==> flow/design.v <==
`timescale 1ns / 1ps
module valid_ready_FF #(
    parameter DATA_WIDTH = 128
)
(
    input clk,
    input reset,
    input                   i_valid,
    output                  i_ready,
    input  [DATA_WIDTH-1:0] i_data,
    output reg                  o_valid,
    input                       o_ready,
    output reg [DATA_WIDTH-1:0] o_data
);
    assign i_ready = o_ready | ~o_valid;
    always @(posedge clk) begin
        if(reset) begin
            o_valid <= 1'b0;
            o_data  <= 'd0;
        end
        else if(i_ready) begin
            o_valid <= i_valid;
            o_data  <= i_data;
        end
    end
endmodule
`timescale 1ns / 1ps
module dct_4x4 #(
    parameter PERF_OPT_ROW = 0,
    parameter PERF_OPT_COL = 0
)
(
    input clk,
    input reset,
    input          i_valid,
    output         i_ready,
    input  [255:0] i_data,
    output         o_valid,
    input          o_ready,
    output [255:0] o_data
);
    wire [127:0] i_data_128;
    wire         w_valid;
    wire         w_ready;
    wire [127:0] w_data;
    reg row_valid;
    reg col_valid;
    reg weight_valid;
    reg dct_valid;
    wire row_ready;
    wire col_ready;
    wire weight_ready;
    wire dct_ready;
    wire        [7:0] x[0:3][0:3];
    reg signed [11:0] row_out[0:3][0:3];
    reg signed [14:0] col_out[0:3][0:3];
    reg signed [19:0] weight_out[0:3][0:3];
    reg signed [15:0] dct_out[0:3][0:3];
    wire signed [5:0] coeff_A = 6'b0_00011;   
    wire signed [5:0] coeff_B = 6'b0_00101;   
    wire signed [5:0] coeff_C = 6'b0_01000;   
    genvar i,j;
    integer n, m;
    generate
        for(i=0; i<4; i=i+1) begin
            for(j=0; j<4; j=j+1) begin
                assign i_data_128[(32*i+8*j)+:8] = i_data[(64*i+16*j)+:8];
            end
        end
    endgenerate
    valid_ready_FF #(128) u_valid_ready_FF(
        clk, reset, i_valid, i_ready, i_data_128, w_valid, w_ready, w_data
    );
    generate
        for(i=0; i<4; i=i+1) begin
            for(j=0; j<4; j=j+1) begin
                assign x[i][j] = w_data[127-(32*i+8*j)-:8];
            end
        end
    endgenerate
    generate
    if(~PERF_OPT_ROW) begin
        assign w_ready = row_ready | ~row_valid;
        always @(posedge clk) begin
            if(reset) begin
                row_valid <= 'd0;
                for(n=0; n<4; n=n+1) begin
                    for(m=0; m<4; m=m+1) begin
                        row_out[n][m] <= 'd0;
                    end
                end
            end
            else if(w_ready) begin
                row_valid <= w_valid;
                row_out[0][0] <= x[0][0] + x[1][0] + x[2][0] + x[3][0];
                row_out[0][1] <= x[0][1] + x[1][1] + x[2][1] + x[3][1];
                row_out[0][2] <= x[0][2] + x[1][2] + x[2][2] + x[3][2];
                row_out[0][3] <= x[0][3] + x[1][3] + x[2][3] + x[3][3];
                row_out[1][0] <= (x[0][0]<<1) + x[1][0] - x[2][0] - (x[3][0]<<1);
                row_out[1][1] <= (x[0][1]<<1) + x[1][1] - x[2][1] - (x[3][1]<<1);
                row_out[1][2] <= (x[0][2]<<1) + x[1][2] - x[2][2] - (x[3][2]<<1);
                row_out[1][3] <= (x[0][3]<<1) + x[1][3] - x[2][3] - (x[3][3]<<1);
                row_out[2][0] <= x[0][0] - x[1][0] - x[2][0] + x[3][0];
                row_out[2][1] <= x[0][1] - x[1][1] - x[2][1] + x[3][1];
                row_out[2][2] <= x[0][2] - x[1][2] - x[2][2] + x[3][2];
                row_out[2][3] <= x[0][3] - x[1][3] - x[2][3] + x[3][3];
                row_out[3][0] <= x[0][0] - (x[1][0]<<1) + (x[2][0]<<1) - x[3][0];
                row_out[3][1] <= x[0][1] - (x[1][1]<<1) + (x[2][1]<<1) - x[3][1];
                row_out[3][2] <= x[0][2] - (x[1][2]<<1) + (x[2][2]<<1) - x[3][2];
                row_out[3][3] <= x[0][3] - (x[1][3]<<1) + (x[2][3]<<1) - x[3][3];
            end
        end
    end
    else if(PERF_OPT_ROW) begin
        assign w_ready = row_ready;
        always @(*) begin
            row_valid = w_valid;
            row_out[0][0] = x[0][0] + x[1][0] + x[2][0] + x[3][0];
            row_out[0][1] = x[0][1] + x[1][1] + x[2][1] + x[3][1];
            row_out[0][2] = x[0][2] + x[1][2] + x[2][2] + x[3][2];
            row_out[0][3] = x[0][3] + x[1][3] + x[2][3] + x[3][3];
            row_out[1][0] = (x[0][0]<<1) + x[1][0] - x[2][0] - (x[3][0]<<1);
            row_out[1][1] = (x[0][1]<<1) + x[1][1] - x[2][1] - (x[3][1]<<1);
            row_out[1][2] = (x[0][2]<<1) + x[1][2] - x[2][2] - (x[3][2]<<1);
            row_out[1][3] = (x[0][3]<<1) + x[1][3] - x[2][3] - (x[3][3]<<1);
            row_out[2][0] = x[0][0] - x[1][0] - x[2][0] + x[3][0];
            row_out[2][1] = x[0][1] - x[1][1] - x[2][1] + x[3][1];
            row_out[2][2] = x[0][2] - x[1][2] - x[2][2] + x[3][2];
            row_out[2][3] = x[0][3] - x[1][3] - x[2][3] + x[3][3];
            row_out[3][0] = x[0][0] - (x[1][0]<<1) + (x[2][0]<<1) - x[3][0];
            row_out[3][1] = x[0][1] - (x[1][1]<<1) + (x[2][1]<<1) - x[3][1];
            row_out[3][2] = x[0][2] - (x[1][2]<<1) + (x[2][2]<<1) - x[3][2];
            row_out[3][3] = x[0][3] - (x[1][3]<<1) + (x[2][3]<<1) - x[3][3];
        end
    end
    endgenerate
    generate
    if(~PERF_OPT_COL) begin
        assign row_ready = col_ready | ~col_valid;
        always @(posedge clk) begin
            if(reset) begin
                col_valid <= 'd0;
                for(n=0; n<4; n=n+1) begin
                    for(m=0; m<4; m=m+1) begin
                        col_out[n][m] <= 'd0;
                    end
                end
            end
            else if(row_ready) begin
                col_valid <= row_valid;
                col_out[0][0] <= row_out[0][0] + row_out[0][1] + row_out[0][2] + row_out[0][3];
                col_out[1][0] <= row_out[1][0] + row_out[1][1] + row_out[1][2] + row_out[1][3];
                col_out[2][0] <= row_out[2][0] + row_out[2][1] + row_out[2][2] + row_out[2][3];
                col_out[3][0] <= row_out[3][0] + row_out[3][1] + row_out[3][2] + row_out[3][3];
                col_out[0][1] <= (row_out[0][0]<<1) + row_out[0][1] - row_out[0][2] - (row_out[0][3]<<1);
                col_out[1][1] <= (row_out[1][0]<<1) + row_out[1][1] - row_out[1][2] - (row_out[1][3]<<1);
                col_out[2][1] <= (row_out[2][0]<<1) + row_out[2][1] - row_out[2][2] - (row_out[2][3]<<1);
                col_out[3][1] <= (row_out[3][0]<<1) + row_out[3][1] - row_out[3][2] - (row_out[3][3]<<1);
                col_out[0][2] <= row_out[0][0] - row_out[0][1] - row_out[0][2] + row_out[0][3];
                col_out[1][2] <= row_out[1][0] - row_out[1][1] - row_out[1][2] + row_out[1][3];
                col_out[2][2] <= row_out[2][0] - row_out[2][1] - row_out[2][2] + row_out[2][3];
                col_out[3][2] <= row_out[3][0] - row_out[3][1] - row_out[3][2] + row_out[3][3];
                col_out[0][3] <= row_out[0][0] - (row_out[0][1]<<1) + (row_out[0][2]<<1) - row_out[0][3];
                col_out[1][3] <= row_out[1][0] - (row_out[1][1]<<1) + (row_out[1][2]<<1) - row_out[1][3];
                col_out[2][3] <= row_out[2][0] - (row_out[2][1]<<1) + (row_out[2][2]<<1) - row_out[2][3];
                col_out[3][3] <= row_out[3][0] - (row_out[3][1]<<1) + (row_out[3][2]<<1) - row_out[3][3];
            end
        end
    end
    else if(PERF_OPT_COL) begin
        assign row_ready = col_ready;
        always @(*) begin
            col_valid = row_valid;
            col_out[0][0] = row_out[0][0] + row_out[0][1] + row_out[0][2] + row_out[0][3];
            col_out[1][0] = row_out[1][0] + row_out[1][1] + row_out[1][2] + row_out[1][3];
            col_out[2][0] = row_out[2][0] + row_out[2][1] + row_out[2][2] + row_out[2][3];
            col_out[3][0] = row_out[3][0] + row_out[3][1] + row_out[3][2] + row_out[3][3];
            col_out[0][1] = (row_out[0][0]<<1) + row_out[0][1] - row_out[0][2] - (row_out[0][3]<<1);
            col_out[1][1] = (row_out[1][0]<<1) + row_out[1][1] - row_out[1][2] - (row_out[1][3]<<1);
            col_out[2][1] = (row_out[2][0]<<1) + row_out[2][1] - row_out[2][2] - (row_out[2][3]<<1);
            col_out[3][1] = (row_out[3][0]<<1) + row_out[3][1] - row_out[3][2] - (row_out[3][3]<<1);
            col_out[0][2] = row_out[0][0] - row_out[0][1] - row_out[0][2] + row_out[0][3];
            col_out[1][2] = row_out[1][0] - row_out[1][1] - row_out[1][2] + row_out[1][3];
            col_out[2][2] = row_out[2][0] - row_out[2][1] - row_out[2][2] + row_out[2][3];
            col_out[3][2] = row_out[3][0] - row_out[3][1] - row_out[3][2] + row_out[3][3];
            col_out[0][3] = row_out[0][0] - (row_out[0][1]<<1) + (row_out[0][2]<<1) - row_out[0][3];
            col_out[1][3] = row_out[1][0] - (row_out[1][1]<<1) + (row_out[1][2]<<1) - row_out[1][3];
            col_out[2][3] = row_out[2][0] - (row_out[2][1]<<1) + (row_out[2][2]<<1) - row_out[2][3];
            col_out[3][3] = row_out[3][0] - (row_out[3][1]<<1) + (row_out[3][2]<<1) - row_out[3][3];
        end
    end
    endgenerate
    assign col_ready = weight_ready | ~weight_valid;
    always @(posedge clk) begin
        if(reset) begin
            weight_valid <= 'd0;
            for(n=0; n<4; n=n+1) begin
                for(m=0; m<4; m=m+1) begin
                    weight_out[n][m] <= 'd0;
                end
            end
        end
        else if(col_ready) begin
            weight_valid <= col_valid;
            weight_out[0][0] <= coeff_C * col_out[0][0];
            weight_out[0][1] <= coeff_B * col_out[0][1];
            weight_out[0][2] <= coeff_C * col_out[0][2];
            weight_out[0][3] <= coeff_B * col_out[0][3];
            weight_out[1][0] <= coeff_B * col_out[1][0];
            weight_out[1][1] <= coeff_A * col_out[1][1];
            weight_out[1][2] <= coeff_B * col_out[1][2];
            weight_out[1][3] <= coeff_A * col_out[1][3];
            weight_out[2][0] <= coeff_C * col_out[2][0];
            weight_out[2][1] <= coeff_B * col_out[2][1];
            weight_out[2][2] <= coeff_C * col_out[2][2];
            weight_out[2][3] <= coeff_B * col_out[2][3];
            weight_out[3][0] <= coeff_B * col_out[3][0];
            weight_out[3][1] <= coeff_A * col_out[3][1];
            weight_out[3][2] <= coeff_B * col_out[3][2];
            weight_out[3][3] <= coeff_A * col_out[3][3];
        end
    end
    assign dct_ready    = o_ready;
    assign weight_ready = dct_ready | ~dct_valid;
    always @(posedge clk) begin
        if(reset) begin
            dct_valid <= 'd0;
            for(n=0; n<4; n=n+1) begin
                for(m=0; m<4; m=m+1) begin
                    dct_out[n][m] <= 'd0;
                end
            end
        end
        else if(weight_ready) begin
            dct_valid <= weight_valid;
            dct_out[0][0] <= {weight_out[0][0][19], weight_out[0][0][15:5], weight_out[0][0][4:1]};
            dct_out[0][1] <= {weight_out[0][1][19], weight_out[0][1][15:5], weight_out[0][1][4:1]};
            dct_out[0][2] <= {weight_out[0][2][19], weight_out[0][2][15:5], weight_out[0][2][4:1]};
            dct_out[0][3] <= {weight_out[0][3][19], weight_out[0][3][15:5], weight_out[0][3][4:1]};
            dct_out[1][0] <= {weight_out[1][0][19], weight_out[1][0][15:5], weight_out[1][0][4:1]};
            dct_out[1][1] <= {weight_out[1][1][19], weight_out[1][1][15:5], weight_out[1][1][4:1]};
            dct_out[1][2] <= {weight_out[1][2][19], weight_out[1][2][15:5], weight_out[1][2][4:1]};
            dct_out[1][3] <= {weight_out[1][3][19], weight_out[1][3][15:5], weight_out[1][3][4:1]};
            dct_out[2][0] <= {weight_out[2][0][19], weight_out[2][0][15:5], weight_out[2][0][4:1]};
            dct_out[2][1] <= {weight_out[2][1][19], weight_out[2][1][15:5], weight_out[2][1][4:1]};
            dct_out[2][2] <= {weight_out[2][2][19], weight_out[2][2][15:5], weight_out[2][2][4:1]};
            dct_out[2][3] <= {weight_out[2][3][19], weight_out[2][3][15:5], weight_out[2][3][4:1]};
            dct_out[3][0] <= {weight_out[3][0][19], weight_out[3][0][15:5], weight_out[3][0][4:1]};
            dct_out[3][1] <= {weight_out[3][1][19], weight_out[3][1][15:5], weight_out[3][1][4:1]};
            dct_out[3][2] <= {weight_out[3][2][19], weight_out[3][2][15:5], weight_out[3][2][4:1]};
            dct_out[3][3] <= {weight_out[3][3][19], weight_out[3][3][15:5], weight_out[3][3][4:1]};
        end
    end
    assign o_valid = dct_valid;
    assign o_data = {
        dct_out[0][0], dct_out[0][1], dct_out[0][2], dct_out[0][3],
        dct_out[1][0], dct_out[1][1], dct_out[1][2], dct_out[1][3],
        dct_out[2][0], dct_out[2][1], dct_out[2][2], dct_out[2][3],
        dct_out[3][0], dct_out[3][1], dct_out[3][2], dct_out[3][3]
    };
endmodule
`timescale 1ns / 1ps
module dct_4x4_core (
    input          clk,
    input          reset,
    input          i_valid,
    output         i_ready,
    input  [255:0] i_data,
    output         o_valid,
    input          o_ready,
    output [255:0] o_data
);
    dct_4x4 #(
        .PERF_OPT_ROW(1),
        .PERF_OPT_COL(1)
    ) u_dct_4x4 (
        .clk    (clk),
        .reset  (reset),
        .i_valid(i_valid),
        .i_ready(i_ready),
        .i_data (i_data),
        .o_valid(o_valid),
        .o_ready(o_ready),
        .o_data (o_data)
    );
endmodule
# From RTL to reports: dct_4x4_core
# Tool output for the design above, in the order of the flow.
# Line numbers count from 1 in the design file above.
# Operators carry their Yosys type and port widths (W data, S select, Z words).
# Not given: -
# design
design	dct_4x4_core
clock	clk
library	sky130hd
corner	tt_025C_1v80

# Word level
# Source: Yosys, flattened and elaborated. Widths are those after wreduce; folded enables and synchronous resets count as part of the registers. Registers that Yosys merges into a memory's read port (data or address) are not register bits. Print and check cells do not count. Equal cells are merged and count once.
# word_totals
reg_bits	1113
latch_bits	0
ram_bits	0
romBits	0
clocked_rd_ports_x_width	0
mem_count	0
input_bits	260
out_inout_bits	258
wordCells	188
# classes
addsub	96
multipliers	12
div_mod_pow	0
n_cmp	0
n_eq	0
shift	0
muxes	0
bitwise	10
n_reduce_logical	0
# op_table
operator	n
$mul A4 B15 Y19 const A	8
$mul A3 B15 Y18 const A	4
$add A12 B8 Y12	12
$sub A12 B8 Y12	12
$add A15 B12 Y15	8
$add A13 B12 Y14	8
$sub A14 B12 Y15	4
$add A14 B13 Y15	4
$sub A15 B12 Y15	4
$sub A15 B13 Y15	4
$sub A12 B13 Y14	4
$sub A13 B12 Y14	4
$add A12 B12 Y13	4
$sub A12 B12 Y13	4
$add A12 B9 Y12	4
$sub A12 B9 Y12	4
$sub A8 B9 Y10	4
$add A9 B8 Y10	4
$add A8 B8 Y9	4
$sub A8 B8 Y9	4
$or A1 B1 Y1	5
$not A1 Y1	5

# Depth
# Depth = most cells in a row (Yosys ltp): at word level without a register or memory, in the mapped netlist without a sequential cell, where the memories' decode and read muxes count.
# depth
ltp_word	6
abc_area	0
depth_mapped	20

# Synthesis result
# Yosys stat after the flow's synthesis: flattened, memories mapped to cells. It holds for the ABC_AREA given above (unset counts as 0); a run with the other value may have another netlist.
# by_type
cell_type	n
sky130_fd_sc_hd__dfxtp_1	1046
sky130_fd_sc_hd__ha_1	966
sky130_fd_sc_hd__fa_1	445
sky130_fd_sc_hd__nand2_1	1779
sky130_fd_sc_hd__a21oi_1	1183
sky130_fd_sc_hd__xnor2_1	341
sky130_fd_sc_hd__inv_1	654
sky130_fd_sc_hd__o21ai_0	254
sky130_fd_sc_hd__nor2_1	333
sky130_fd_sc_hd__a21o_1	165
sky130_fd_sc_hd__xor2_1	140
sky130_fd_sc_hd__a211oi_1	135
sky130_fd_sc_hd__clkbuf_1	254
sky130_fd_sc_hd__nand3_1	124
sky130_fd_sc_hd__o21a_1	81
sky130_fd_sc_hd__nor3_1	118
sky130_fd_sc_hd__o21bai_1	76
sky130_fd_sc_hd__nor2b_1	85
# Not listed: further types 67, cells in them 900.
# synth_totals
stdcells	9079
yosys_area_um2	76342.0
ff_cells	1046
buffers	373
# By module: a second synthesis without flattening, with its own total; a netlist apart from the flattened one above.
# unflattened
hier_cells	8666
hier_area_um2	75608.8
# Rows give one instance, submodules left out.
# by_module
mod	n_inst	n_cells	mod_area_um2	seq_area_um2
dct_4x4	1	8079	69718.1	18297.5
valid_ready_FF (DATA_WIDTH=128)	1	587	5890.6	2582.5
dct_4x4_core	1	0	0.0	0.0

# Worst setup path after synthesis
# Path of least setup slack by OpenSTA after synthesis, without wires, with an ideal clock, recovery checks aside; 20% of the period is set as input and as output delay. Where synthesis merged equal registers, the netlist keeps one of their names.
# synth_path
kind	register to register
start	reg u_dct_4x4.row_out
end	reg u_dct_4x4.col_out
period_ns	5.0
setup_time_ns	0.119
t_first_pin_ns	0.000
arrival_ns	4.211
path_slack_ns	0.671
path_delay_ns	4.330
path_stages	19
period_less_setup_slack_ns	4.329
# "path_delay_ns" is the arrival time less input delay plus setup time.
# "path_stages": output pins that drive a net of the path, with the launching flip-flop's if there is one; two outputs of one cell count as two.
# "period_less_setup_slack_ns" = period - worst setup slack (recovery checks aside). The figure is calculated, with input and output delays left at 20% of the set period.
# An end named without its bit number is one bit of that signal or, where synthesis recoded a state register, one of its new flip-flops.
# The rows between start and end are the longest chain of elaborated cells between them; the timing report does not say that the signal goes this way. Where chains are equally long, one stands for them.
# A line is the first line of the expression or statement that the cell stems from. Yosys adds cells for indexed reads and writes and turns some case tables into memories.
# synth_via
path_cell_list	sky130_fd_sc_hd__dfxtp_1 sky130_fd_sc_hd__fa_1 sky130_fd_sc_hd__inv_1 sky130_fd_sc_hd__ha_1 sky130_fd_sc_hd__or2_1 sky130_fd_sc_hd__fa_1 sky130_fd_sc_hd__a21o_1 sky130_fd_sc_hd__a21oi_1 sky130_fd_sc_hd__o21a_1 sky130_fd_sc_hd__nor3_1 sky130_fd_sc_hd__a2111oi_1 sky130_fd_sc_hd__xnor2_1 sky130_fd_sc_hd__ha_1 sky130_fd_sc_hd__nor2b_1 sky130_fd_sc_hd__o21ai_0 sky130_fd_sc_hd__nand2b_1 sky130_fd_sc_hd__a221oi_1 sky130_fd_sc_hd__xor2_1 sky130_fd_sc_hd__o21ai_1
elab_chain_cells	2
cells_between	2
lines_between	1
# synth_rtl
element	line_no	rtl
start: declaration	55	reg signed [11:0] row_out[0:3][0:3];
start: assignment	89	row_out[n][m] <= 'd0;
$sub A13 B12 Y14	160	col_out[1][2] <= row_out[1][0] - row_out[1][1] - row_out[1][2] + row_out[1][3];
$add A15 B12 Y15	160
end: assignment	145	col_out[n][m] <= 'd0;
end: declaration	56	reg signed [14:0] col_out[0:3][0:3];

# Path in the finished layout
# From the final timing report of run B: the path of least setup slack in the routed layout; clock arrival at registers is part of the times.
# layout_path
kind	register to register
start	reg u_dct_4x4.row_out
end	reg u_dct_4x4.col_out
period_ns	4.74
setup_time_ns	0.12
t_first_pin_ns	0.76
arrival_ns	5.10
path_slack_ns	0.31
path_stages	20
# An end named without its bit number is one bit of that signal or, where synthesis recoded a state register, one of its new flip-flops.
# The rows between start and end are the longest chain of elaborated cells between them; the timing report does not say that the signal goes this way. Where chains are equally long, one stands for them.
# layout_via
path_cell_list	sky130_fd_sc_hd__dfxtp_1 sky130_fd_sc_hd__fa_1 sky130_fd_sc_hd__inv_1 sky130_fd_sc_hd__ha_1 sky130_fd_sc_hd__or2_2 sky130_fd_sc_hd__fa_1 sky130_fd_sc_hd__a21o_1 sky130_fd_sc_hd__a21oi_2 sky130_fd_sc_hd__buf_4 sky130_fd_sc_hd__o21a_1 sky130_fd_sc_hd__nor3_1 sky130_fd_sc_hd__a2111oi_2 sky130_fd_sc_hd__buf_4 sky130_fd_sc_hd__a21oi_1 sky130_fd_sc_hd__xor2_1 sky130_fd_sc_hd__ha_2 sky130_fd_sc_hd__a21o_1 sky130_fd_sc_hd__a31oi_2 sky130_fd_sc_hd__xor2_1 sky130_fd_sc_hd__o21ai_0
elab_chain_cells	2
cells_between	2
lines_between	1
# layout_rtl
element	line_no	rtl
start: declaration	55	reg signed [11:0] row_out[0:3][0:3];
start: assignment	89	row_out[n][m] <= 'd0;
$sub A13 B12 Y14	162	col_out[3][2] <= row_out[3][0] - row_out[3][1] - row_out[3][2] + row_out[3][3];
$add A15 B12 Y15	162
end: assignment	145	col_out[n][m] <= 'd0;
end: declaration	56	reg signed [14:0] col_out[0:3][0:3];

# Measured results for dct_4x4_core: 5 stored runs of the Yosys and OpenROAD flow on sky130hd. The settings differ; the order carries no meaning. The constraints put input and output delay at 20% of the set period each and load the outputs with 0.01 pF.
# "timing.achieved_period_ns": clock period set for the run, less the worst setup slack. It is reckoned from that one timing run; input and output delays stay at 20% of the period that was set.
# "worst_path_ns" means the part of the period allowed to the worst setup path (the constraints hold back 20% at inputs and 20% at outputs) less its slack; where the path has registers, the arrival times of their clocks count too.
# A setting shown as - is not set for that run.
# Results: - = not shown.
setting or result,run A,run B,run C,run D,run E
ABC_AREA,1,-,-,-,0
CELL_PAD_IN_SITES_DETAIL_PLACEMENT,1,-,-,-,1
CELL_PAD_IN_SITES_GLOBAL_PLACEMENT,3,-,-,-,-
CORE_MARGIN,7,2,2,2,3
CORE_UTILIZATION,65,40,34,38,26
CTS_CLUSTER_DIAMETER,43,-,252,-,-
CTS_CLUSTER_SIZE,66,-,-,-,66
MAX_ROUTING_LAYER,met4,-,-,-,-
MIN_ROUTING_LAYER,met1,-,-,-,met1
PLACE_DENSITY_LB_ADDON,0.28,-,0.28,-,-
SETUP_SLACK_MARGIN,0.34,-,0.34,-,0.43
SLEW_MARGIN,0,20,20,20,10
period_ns,3.43,4.74,5.96,4.74,3.92
CAP_MARGIN,20,20,20,20,20
PLACE_DENSITY,-,0.6,-,0.6,0.47
HOLD_SLACK_MARGIN,-,-,0.25,-,-0.04
CORE_ASPECT_RATIO,-,-,-,-,0.54
timing.achieved_period_ns,-,4.434,4.962,4.521,4.186
timing.hold.ws_ns,-,0.448,0.449,0.430,0.423
finalCellArea_um2,-,87101.0,87252.4,87441.4,99555.5
worst_path_ns,-,4.43,4.96,4.52,4.19
path_kind,-,register to register,register to register,register to register,register to register
final_setup_ws_ns,-,0.306,0.998,0.219,-0.266
post_synth_area_um2,-,76342.0,76342.0,76342.0,76342.0
finalUtil_pct,-,45.8,39.2,43.8,34.3
design.die.area_um2,-,194366.0,228341.0,204503.0,300471.0
setup_tns_ns,-,0.000,0.000,0.000,-2.362
# Run A: did not finish, placement stopped with FLW-0024
